==> flow/design.v <==
module pmi_ram_dp #(
  parameter pmi_wr_addr_depth = 256,
  parameter pmi_wr_addr_width = 8,
  parameter pmi_wr_data_width = 8,
  parameter pmi_rd_addr_depth = 256,
  parameter pmi_rd_addr_width = 8,
  parameter pmi_rd_data_width = 8,
  parameter pmi_regmode       = "reg",
  parameter pmi_resetmode     = "async",
  parameter pmi_family        = "common"
) (
  input  [pmi_wr_data_width-1:0] Data,
  input  [pmi_wr_addr_width-1:0] WrAddress,
  input  [pmi_rd_addr_width-1:0] RdAddress,
  input                          WrClock,
  input                          RdClock,
  input                          WrClockEn,
  input                          RdClockEn,
  input                          WE,
  input                          Reset,
  output reg [pmi_rd_data_width-1:0] Q
);
  localparam AW = $clog2(pmi_wr_addr_depth);
  reg [pmi_wr_data_width-1:0] mem [0:pmi_wr_addr_depth-1];
  reg [AW-1:0] rd_addr_q;
  always @(posedge WrClock)
    if (WrClockEn && WE)
      mem[WrAddress[AW-1:0]] <= Data;
  always @(posedge RdClock or posedge Reset)
    if (Reset) begin
      rd_addr_q <= 'd0;
      Q         <= 'd0;
    end else if (RdClockEn) begin
      rd_addr_q <= RdAddress[AW-1:0];
      Q         <= mem[rd_addr_q];
    end
endmodule
module pmi_mult #(
  parameter pmi_dataa_width         = 16,
  parameter pmi_datab_width         = 16,
  parameter pmi_sign                = "on",
  parameter pmi_additional_pipeline = 1,
  parameter pmi_input_reg           = "on",
  parameter pmi_output_reg          = "on",
  parameter pmi_family              = "common",
  parameter pmi_implementation      = "DSP"
) (
  input  [pmi_dataa_width-1:0] DataA,
  input  [pmi_datab_width-1:0] DataB,
  input                        Clock,
  input                        ClkEn,
  input                        Aclr,
  output reg [pmi_dataa_width+pmi_datab_width-1:0] Result
);
  reg [pmi_dataa_width-1:0] a_q;
  reg [pmi_datab_width-1:0] b_q;
  reg [pmi_dataa_width+pmi_datab_width-1:0] p_q;
  reg [pmi_dataa_width+pmi_datab_width-1:0] p_q2;
  always @(posedge Clock or posedge Aclr)
    if (Aclr) begin
      a_q    <= 'd0;
      b_q    <= 'd0;
      p_q    <= 'd0;
      p_q2   <= 'd0;
      Result <= 'd0;
    end else if (ClkEn) begin
      a_q    <= DataA;
      b_q    <= DataB;
      p_q    <= $signed(a_q) * $signed(b_q);
      p_q2   <= p_q;
      Result <= p_q2;
    end
endmodule
`timescale 1ns / 1ps
module Wienerfilter#(
    parameter WIDTH    = 16,
    parameter COL_NUM  = 128, 
    parameter ROW_NUM  = 2,
    localparam ADDR_DEP  =  COL_NUM * ROW_NUM,
    localparam ADDR_WID  =  $clog2(ADDR_DEP) + 'd1,
    localparam Serial_COL  =  $clog2(COL_NUM) + 'd1,
    localparam Serial_ROW  =  $clog2(ROW_NUM) + 'd1
)
(
input clk,
input rst,
input start,
input [ADDR_WID-1:0]wr_addr,
input ram_wr_en,
input [WIDTH-1:0]ram_data_in,
input  wire[7:0]rd_wiener,
input [1:0]rd_bank,
input      rd_para,
input [Serial_COL-1:0]wr_data_addr,
input ram_wr_data_en,
input [WIDTH-1:0]ram_data_wr_in,
output [WIDTH*2-1:0]DSP_ADD_DATA_o,
output reg[WIDTH*4-1:0]Wiener_data,
output reg Wiener_data_v,
output finish_cal_o,
output wire [WIDTH/2-1:0]ram_data_out_o,
output data_wr_v_o
) ;
localparam INIT      = 0,
           START     = 1, 
           READ_DATA = 2,
           WAIT_READ = 3,
           MULT_CAL  = 4,
           WAIT_CAL  = 5,
           ADD_CAL   = 6,
           DET       = 7, 
           FINISH    = 8;
reg [6:0]STATE;
reg [Serial_COL - 1:0 ]COL_cnt;
reg [Serial_ROW - 1:0 ]ROW_cnt;
reg [ADDR_WID-1:0]rd_ad_para;
reg [ADDR_WID-1:0]rd_addr;
always@(*) begin 
  rd_ad_para = rd_para? {rd_bank,rd_wiener[5:0]}:rd_addr;
end
wire [WIDTH/2-1:0]ram_data_out;
assign ram_data_out_o=ram_data_out;
wire [WIDTH-1:0]ram_data_data_out;
pmi_ram_dp
#(
  .pmi_wr_addr_depth    (ADDR_DEP ),  
  .pmi_wr_addr_width    (ADDR_WID ),  
  .pmi_wr_data_width    (WIDTH/2 ),  
  .pmi_rd_addr_depth    (ADDR_DEP ),  
  .pmi_rd_addr_width    (ADDR_WID ),  
  .pmi_rd_data_width    (WIDTH/2 ),  
  .pmi_regmode          ( "reg" ),  
  .pmi_resetmode        ("async" ),  
  .pmi_family           ("common" )   
) pmi_ram_dp_inst (
  .Data      (ram_data_in ),   
  .WrAddress (wr_addr ),   
  .RdAddress (rd_ad_para), 
  .WrClock   (clk   ),   
  .RdClock   (clk   ),   
  .WrClockEn (1 ),   
  .RdClockEn (1 ),   
  .WE        (ram_wr_en), 
  .Reset     (rst),   
  .Q         (ram_data_out )    
);
pmi_ram_dp
#(
  .pmi_wr_addr_depth    (COL_NUM ),  
  .pmi_wr_addr_width    (Serial_COL ),  
  .pmi_wr_data_width    (WIDTH ),  
  .pmi_rd_addr_depth    (COL_NUM ),  
  .pmi_rd_addr_width    (Serial_COL ),  
  .pmi_rd_data_width    (WIDTH ),  
  .pmi_regmode          ( "reg" ),  
  .pmi_resetmode        ("async" ),  
  .pmi_family           ("common" )   
) pmi_ram_dp_inst_data (
  .Data      (ram_data_wr_in ),   
  .WrAddress (wr_data_addr ),   
  .RdAddress (COL_cnt ),   
  .WrClock   (clk   ),   
  .RdClock   (clk   ),   
  .WrClockEn (1 ),   
  .RdClockEn (1 ),   
  .WE        (ram_wr_data_en), 
  .Reset     (rst),   
  .Q         (ram_data_data_out )    
);
reg finish_cal;
reg [WIDTH*2-1:0]DSP_ADD_DATA;
wire [WIDTH*2-1:0]result;
reg start_mult,start_mult_d,start_mult_dd;
reg data_wr_v;
always@(posedge clk or posedge rst) begin 
 if(rst) begin 
    STATE <= INIT;
    ROW_cnt <= 'd0;
    COL_cnt <= 'd0;
    start_mult <= 'd0;
    finish_cal <= 'd0;
    DSP_ADD_DATA <= 'd0;
    data_wr_v <='d0;
 end
 else begin 
   case(STATE) 
   INIT      :begin
    ROW_cnt <= 'd0;
    COL_cnt <= 'd0;  
    start_mult <= 'd0;
    finish_cal <= 'd0;
    DSP_ADD_DATA <= 'd0;
    data_wr_v <='d0;
    if(start) begin
        STATE <= START;
     end
    else      begin
        STATE <= INIT;
     end
        end
   START     :begin  
       STATE <= READ_DATA;
       start_mult <= 'd0;
       DSP_ADD_DATA <= DSP_ADD_DATA;
       data_wr_v <='d0;
        end
   READ_DATA :begin  
       STATE <= WAIT_READ;
       start_mult <= 'd0;
        end
   WAIT_READ :begin  
       STATE <= MULT_CAL;  
       start_mult <= 'd1;
        end
   MULT_CAL  :begin  
    STATE <= WAIT_CAL;  
    start_mult <= 'd0;
        end
   WAIT_CAL  :begin  
      if(start_mult_dd) begin STATE <= ADD_CAL;  end
      else begin STATE <= WAIT_CAL;  end
        end
   ADD_CAL :begin 
     if(COL_cnt <  COL_NUM - 'd1) begin
        COL_cnt <= COL_cnt + 'd1;
        STATE   <= START;
        data_wr_v <='d0;
        DSP_ADD_DATA <= DSP_ADD_DATA + result;
      end
     else begin
        COL_cnt <= 0;
        STATE   <= DET;
        data_wr_v <='d1;
        DSP_ADD_DATA <= DSP_ADD_DATA+ result;
      end 
   end    
   DET       :begin  
     DSP_ADD_DATA <= 'd0;
     data_wr_v <='d0;
     if(ROW_cnt <  ROW_NUM - 'd1) begin
        ROW_cnt <= ROW_cnt + 'd1;
        STATE   <= START;
        finish_cal <= 'd0;
      end
     else begin 
        ROW_cnt <= 'd0;
        STATE   <= FINISH;
        finish_cal <= 'd1;
     end
        end
   FINISH    :begin  
    data_wr_v <='d0;
    DSP_ADD_DATA <= 'd0;
    finish_cal <= 'd0;
    STATE   <= INIT;
        end
   endcase
 end
end
assign finish_cal_o = finish_cal;
assign DSP_ADD_DATA_o = DSP_ADD_DATA;
always@(posedge clk or posedge rst) begin 
    if(rst) begin 
        start_mult_d<= 'd0;
        start_mult_dd<= 'd0;
    end
    else begin 
        start_mult_d <= start_mult;
        start_mult_dd<= start_mult_d;
    end
   end
   always@(*) begin 
case(ROW_cnt) 
  'd0: rd_addr =  COL_cnt  ;
  'd1: rd_addr =  COL_NUM + COL_cnt ;
  'd2: rd_addr = {COL_NUM,1'd0 } + COL_cnt ;
  'd3: rd_addr = {COL_NUM,1'd0 } + COL_cnt + COL_NUM ;
endcase
   end
wire [WIDTH-1:0]data_in0,data_in1;
assign data_in0 = {{8{ram_data_out[WIDTH/2-1]}},ram_data_out};
 assign data_in1 = ram_data_data_out;
   pmi_mult
   #(
     .pmi_dataa_width         (WIDTH),  
     .pmi_datab_width         (WIDTH ),  
     .pmi_sign                ("on" ),  
     .pmi_additional_pipeline (1 ),  
     .pmi_input_reg           ( "on" ),  
     .pmi_output_reg          ( "on" ),  
     .pmi_family              ("common"  ),  
     .pmi_implementation      ("DSP" )   
   ) pmi_mult_dsp (
     .DataA  (data_in0 ),   
     .DataB  (data_in1 ),   
     .Clock  (clk ),   
     .ClkEn  (1 ),   
     .Aclr   (rst ),   
     .Result (result )    
   );
assign data_wr_v_o = data_wr_v;
always@(posedge clk or posedge rst)
 begin 
   if(rst) begin 
    Wiener_data  <='d0;
    Wiener_data_v<='d0;
   end
   else begin
case(ROW_cnt)
 'd0:begin if(data_wr_v) begin Wiener_data[WIDTH*1-1:WIDTH*0] <= DSP_ADD_DATA[15:0];  Wiener_data_v<='d0; end else begin Wiener_data <= Wiener_data; Wiener_data_v<='d0; end end
 'd1:begin if(data_wr_v) begin Wiener_data[WIDTH*2-1:WIDTH*1] <= DSP_ADD_DATA[15:0];  Wiener_data_v<='d0; end else begin Wiener_data <= Wiener_data; Wiener_data_v<='d0; end end
 'd2:begin if(data_wr_v) begin Wiener_data[WIDTH*3-1:WIDTH*2] <= DSP_ADD_DATA[23:8];  Wiener_data_v<='d0; end else begin Wiener_data <= Wiener_data; Wiener_data_v<='d0; end end
 'd3:begin if(data_wr_v) begin Wiener_data[WIDTH*4-1:WIDTH*3] <= DSP_ADD_DATA[23:8];  Wiener_data_v<='d1; end else begin Wiener_data <= Wiener_data; Wiener_data_v<='d0; end end
endcase 
    end
 end
endmodule
# --- Reports on Wienerfilter ---
# Tool output for the design above before and after an edit, in the order of the flow.
# Lines under "orig" count in the file above, lines under "edited" in the edited file.
# "delta" is "edited" less "orig", of the values as shown.
# Cell names lack the library's common part.
design:
  top_module: "Wienerfilter"
  clk_port: "clk"
  lib: "sky130hd"
  lib_corner: "tt_025C_1v80"

# --- Edit of the RTL ---
# The edit as a unified diff against the file above.
# The edited RTL no longer does the same as the RTL above: the edit was made by script, with no optimisation intended.
# begin of diff
@@ -280,5 +280,7 @@
 wire [WIDTH-1:0]data_in0,data_in1;
 assign data_in0 = {{8{ram_data_out[WIDTH/2-1]}},ram_data_out};
- assign data_in1 = ram_data_data_out;
+ reg [WIDTH-1:0] data_in1_p1;
+ always @(posedge clk) data_in1_p1 <= ram_data_data_out;
+ assign data_in1 = data_in1_p1;
    pmi_mult
    #(
# end of diff

# --- Elaborated design ---
# Counts by Yosys on the flattened word-level netlist (proc, flatten, opt, wreduce; memories kept). Register bits leave out memories and registers merged into their read ports (data or address). Print and check cells are left out. Cells with the same type and inputs are merged into one.
# Yosys's memory passes give these memory sizes; they may raise the number of words (mostly to a power of two), join words into wider ones and drop unused or constant bits.
word_totals:
  columns: ["item", "orig", "edited", "delta"]
  rows:
  - ["reg_bits", 254, 270, 16]
  - ["ram_bits", 4096, 4096, 0]
  - ["clocked_rd_ports_x_width", 24, 24, 0]
  - ["memories", 2, 2, 0]
  - ["input_bits", 65, 65, 0]
  - ["output_inout_bits", 107, 107, 0]
memory_table:
  columns: ["item", "orig", "edited"]
  rows:
  - ["memory_list", "pmi_ram_dp_inst.mem 256 x 8 bit 1R1W; pmi_ram_dp_inst_data.mem 128 x 16 bit 1R1W", "pmi_ram_dp_inst.mem 256 x 8 bit 1R1W; pmi_ram_dp_inst_data.mem 128 x 16 bit 1R1W"]
classes:
  columns: ["item", "orig", "edited", "delta"]
  rows:
  - ["n_addsub", 6, 6, 0]
  - ["n_mul", 1, 1, 0]
  - ["n_cmp", 2, 2, 0]
  - ["eq_ne", 11, 11, 0]
  - ["mux", 25, 25, 0]
  - ["n_reduce_logical", 18, 18, 0]
# Operator kinds equal on both sides are left out: 36.

# --- Longest topological paths ---
# Depth = most cells in a row (Yosys ltp): at word level without a register or memory, in the mapped netlist without a sequential cell, where the memories' decode and read muxes count.
logic_depth:
  columns: ["item", "orig", "edited", "delta"]
  rows:
  - ["word_depth", 4, 4, 0]
  - ["ABC_AREA", "0", "0", null]
  - ["mapped_depth", 19, 19, 0]
  - ["mapped_depth_nobuf", 18, 18, 0]

# --- Mapped cells and area ---
# Yosys stat after the flow's synthesis: flattened, memories mapped to cells. It holds for the ABC_AREA given above (unset counts as 0); a run with the other value may have another netlist.
by_type:
  columns: ["cell", "orig", "edited", "delta"]
  rows:
  - ["nand2_1", 103, 121, 18]
  - ["dfxtp_1", 0, 16, 16]
  - ["buf_2", 53, 67, 14]
  - ["clkbuf_1", 246, 237, -9]
  - ["a21oi_1", 47, 54, 7]
  - ["nor2_1", 454, 460, 6]
  - ["a211oi_1", 15, 9, -6]
  - ["nand3_1", 35, 39, 4]
  - ["nor2b_1", 20, 16, -4]
  - ["or3_1", 7, 3, -4]
  - ["inv_1", 150, 153, 3]
  - ["o21ai_0", 43, 40, -3]
  - ["nor3_1", 18, 21, 3]
  - ["a31oi_1", 4, 7, 3]
  - ["a21o_1", 26, 24, -2]
  - ["nand2b_1", 11, 9, -2]
  - ["and3_1", 9, 11, 2]
  - ["o21bai_1", 7, 5, -2]
# Cell types equal on both sides are left out: 21.
# Not every row of either side is listed.
mapped:
  columns: ["item", "orig", "edited", "delta"]
  rows:
  - ["cell_count", 7530, 7567, 37]
  - ["area_um2", 171175.4, 171523.3, 347.9]
  - ["seqArea_um2", 129405.4, 129725.7, 320.3]
  - ["ffs", 4352, 4368, 16]
  - ["buf_cells", 379, 384, 5]
# By module: a second synthesis without flattening, with its own total; a netlist apart from the flattened one above.
unflattened:
  columns: ["item", "orig", "edited", "delta"]
  rows:
  - ["cells_unflattened", 9712, 9728, 16]
  - ["area_unflattened_um2", 181348.9, 181719.3, 370.4]
# Rows give one instance, submodules left out.
modules_orig:
  columns: ["mod", "instances", "cells", "mod_area_um2", "mod_seq_area_um2"]
  rows:
  - ["pmi_ram_dp", 1, 3912, 80270.7, 61899.4]
  - ["pmi_ram_dp", 1, 3843, 80114.3, 62074.5]
  - ["pmi_mult", 1, 1356, 14453.9, 3203.1]
  - ["Wienerfilter", 1, 601, 6510.0, 3029.2]
modules_edited:
  columns: ["mod", "instances", "cells", "mod_area_um2", "mod_seq_area_um2"]
  rows:
  - ["pmi_ram_dp", 1, 3912, 80270.7, 61899.4]
  - ["pmi_ram_dp", 1, 3843, 80114.3, 62074.5]
  - ["pmi_mult", 1, 1356, 14453.9, 3203.1]
  - ["Wienerfilter", 1, 617, 6880.3, 3349.5]

# --- Worst setup path after synthesis ---
# Path of least setup slack by OpenSTA after synthesis, without wires, with an ideal clock, recovery checks aside; 20% of the period is set as input and as output delay. Where synthesis merged equal registers, the netlist keeps one of their names.
synth_path:
  columns: ["item", "orig", "edited", "delta"]
  rows:
  - ["path_kind", "register to register", "register to register", null]
  - ["start", "register pmi_mult_dsp.a_q[7]", "register pmi_mult_dsp.a_q[7]", null]
  - ["end", "register pmi_mult_dsp.p_q[30]", "register pmi_mult_dsp.p_q[30]", null]
  - ["clock_period_ps", 5600, 5600, 0]
  - ["setup_time_ps", 125, 80, -45]
  - ["t_arrival_ps", 4639, 4671, 32]
  - ["t_required_ps", 5475, 5520, 45]
  - ["setup_slack_ps", 836, 849, 13]
  - ["delay_ps", 4764, 4751, -13]
  - ["path_stages", 17, 17, 0]
  - ["path_buffers", 1, 1, 0]
  - ["period_less_setup_slack_ps", 4764, 4751, -13]
# "delay_ps" is the arrival time less input delay plus setup time.
# "path_stages": output pins that drive a net of the path, with the launching flip-flop's if there is one; two outputs of one cell count as two.
# "period_less_setup_slack_ps" is the clock period less the worst setup slack; recovery checks do not enter. This is arithmetic on one report: input and output delays are still those of the set period (20% each).
# Between the ends stands the longest chain of elaborated cells between them, by number of cells; it is not shown to be the way that was timed. Of several equally long chains one is given.
# A line is the first line of the expression or statement that the cell stems from. Yosys adds cells for indexed reads and writes and turns some case tables into memories.
synth_between_orig:
  path_cell_list: "dfrtp_1 inv_1 buf_1 nor2_1 fa_1 fa_1 fa_1 inv_1 fa_1 inv_1 ha_1 o2111a_1 a21o_1 o41ai_1 o21ai_0 a31oi_1 xnor2_1"
  elab_chain_len: 1
synth_rtl_orig:
  columns: ["item", "line", "rtl"]
  rows:
  - ["from (decl)", 55, "reg [pmi_dataa_width-1:0] a_q;"]
  - ["from (assign)", 61, "a_q    <= 'd0;"]
  - ["from (assign)", 67, "a_q    <= DataA;"]
  - ["multiplier 8 x 16 -> 24 bit", 69, "p_q    <= $signed(a_q) * $signed(b_q);"]
  - ["to (assign)", 63, "p_q    <= 'd0;"]
  - ["to (assign)", 69, null]
  - ["to (decl)", 57, "reg [pmi_dataa_width+pmi_datab_width-1:0] p_q;"]
synth_between_edited:
  path_cell_list: "dfrtp_1 inv_1 buf_1 nor2_1 fa_1 fa_1 fa_1 inv_1 fa_1 inv_1 ha_1 o2111a_1 a21o_1 o41ai_1 o21ai_0 a31oi_1 xnor2_1"
  elab_chain_len: 1
synth_rtl_edited:
  columns: ["item", "line", "rtl"]
  rows:
  - ["from (decl)", 55, "reg [pmi_dataa_width-1:0] a_q;"]
  - ["from (assign)", 61, "a_q    <= 'd0;"]
  - ["from (assign)", 67, "a_q    <= DataA;"]
  - ["multiplier 8 x 16 -> 24 bit", 69, "p_q    <= $signed(a_q) * $signed(b_q);"]
  - ["to (assign)", 63, "p_q    <= 'd0;"]
  - ["to (assign)", 69, null]
  - ["to (decl)", 57, "reg [pmi_dataa_width+pmi_datab_width-1:0] p_q;"]

# --- Path in the finished layout ---
# Path of least setup slack in the final report of the runs of set A (OpenROAD, finished layout, wires in). Where an end is a register, its clock arrival counts in the times.
# The report prints the path's times to 10 ps; the period is as set.
layout_path:
  columns: ["item", "orig", "edited", "delta"]
  rows:
  - ["path_kind", "register to register", "register to register", null]
  - ["start", "register pmi_mult_dsp.a_q[3]", "register pmi_mult_dsp.a_q[2]", null]
  - ["end", "register pmi_mult_dsp.p_q[22]", "register pmi_mult_dsp.p_q[30]", null]
  - ["clock_period_ps", 5220, 5220, 0]
  - ["setup_time_ps", 120, 70, -50]
  - ["t_arrival_ps", 5750, 5620, -130]
  - ["t_required_ps", 6050, 6060, 10]
  - ["setup_slack_ps", 300, 450, 150]
  - ["path_stages", 16, 16, 0]
  - ["path_buffers", 1, 1, 0]
# Between the ends stands the longest chain of elaborated cells between them, by number of cells; it is not shown to be the way that was timed. Of several equally long chains one is given.
layout_between_orig:
  path_cell_list: "dfrtp_1 buf_4 and2_1 fa_1 fa_1 fa_1 inv_1 fa_1 inv_1 ha_1 or3_1 a311oi_1 o31ai_2 a211oi_1 a21oi_1 xor2_1"
  elab_chain_len: 1
layout_rtl_orig:
  columns: ["item", "line", "rtl"]
  rows:
  - ["from (decl)", 55, "reg [pmi_dataa_width-1:0] a_q;"]
  - ["from (assign)", 61, "a_q    <= 'd0;"]
  - ["from (assign)", 67, "a_q    <= DataA;"]
  - ["multiplier 8 x 16 -> 24 bit", 69, "p_q    <= $signed(a_q) * $signed(b_q);"]
  - ["to (assign)", 63, "p_q    <= 'd0;"]
  - ["to (assign)", 69, null]
  - ["to (decl)", 57, "reg [pmi_dataa_width+pmi_datab_width-1:0] p_q;"]
layout_between_edited:
  path_cell_list: "dfrtp_1 and2_1 fa_1 fa_1 fa_1 inv_1 fa_1 inv_1 ha_1 o2111a_1 a21o_1 o41ai_1 buf_4 o21ai_0 a31oi_1 xnor2_1"
  elab_chain_len: 1
layout_rtl_edited:
  columns: ["item", "line", "rtl"]
  rows:
  - ["from (decl)", 55, "reg [pmi_dataa_width-1:0] a_q;"]
  - ["from (assign)", 61, "a_q    <= 'd0;"]
  - ["from (assign)", 67, "a_q    <= DataA;"]
  - ["multiplier 8 x 16 -> 24 bit", 69, "p_q    <= $signed(a_q) * $signed(b_q);"]
  - ["to (assign)", 63, "p_q    <= 'd0;"]
  - ["to (assign)", 69, null]
  - ["to (decl)", 57, "reg [pmi_dataa_width+pmi_datab_width-1:0] p_q;"]

# --- Measured runs ---
# Both versions went through the flow (Yosys, OpenROAD) with the same settings in each pair. Constraints: input delay and output delay 20% of the set period each, output load 0.01 pF.
flow_settings_set_A:
  CORE_UTILIZATION: 45
  period_ns: 5.22
  CAP_MARGIN: 20
  CORE_MARGIN: 2
  SLEW_MARGIN: 20
measured_set_A:
  columns: ["item", "orig", "edited", "delta"]
  rows:
  - ["synth_area_um2", 171175.4, 171523.3, 347.9]
  - ["die_um2", 385337.0, 386119.0, 782.0]
  - ["layout_stdcell_area_um2", 194846.0, 195615.0, 769.0]
  - ["finalUtil_pct", 51.4, 51.6, 0.2]
  - ["setup_ws_ps", 295, 448, 153]
  - ["timing.setup.tns_ps", 0, 0, 0]
  - ["hold_worst_slack_ps", 341, 321, -20]
  - ["design_power_mw", 75.510, 76.302, 0.792]
  - ["timing.achieved_period_ps", 4925, 4772, -153]
flow_settings_set_B:
  CELL_PAD_IN_SITES_DETAIL_PLACEMENT: 0
  CORE_ASPECT_RATIO: 1.79
  CORE_UTILIZATION: 28
  CTS_CLUSTER_DIAMETER: 271
  CTS_CLUSTER_SIZE: 47
  GPL_TIMING_DRIVEN: 1
  PLACE_DENSITY_LB_ADDON: 0.12
  period_ns: 9.26
  CAP_MARGIN: 20
  CORE_MARGIN: 2
  SLEW_MARGIN: 20
measured_set_B:
  columns: ["item", "orig", "edited", "delta"]
  rows:
  - ["synth_area_um2", 171175.4, 171523.3, 347.9]
  - ["die_um2", 617875.0, 619127.0, 1252.0]
  - ["layout_stdcell_area_um2", 186570.0, 186957.0, 387.0]
  - ["finalUtil_pct", 30.6, 30.6, 0.0]
  - ["setup_ws_ps", 3977, 3963, -14]
  - ["timing.setup.tns_ps", 0, 0, 0]
  - ["hold_worst_slack_ps", 366, 333, -33]
  - ["design_power_mw", 33.540, 33.620, 0.080]
  - ["timing.achieved_period_ps", 5283, 5297, 14]
# "timing.achieved_period_ps": clock period set for the run, less the worst setup slack. It is reckoned from that one timing run; input and output delays stay at 20% of the period that was set.
# By "design_power_mw" is meant OpenSTA's value without simulated activity: inputs other than the clock are taken to toggle once in ten clock periods, and the tool carries that through the logic.
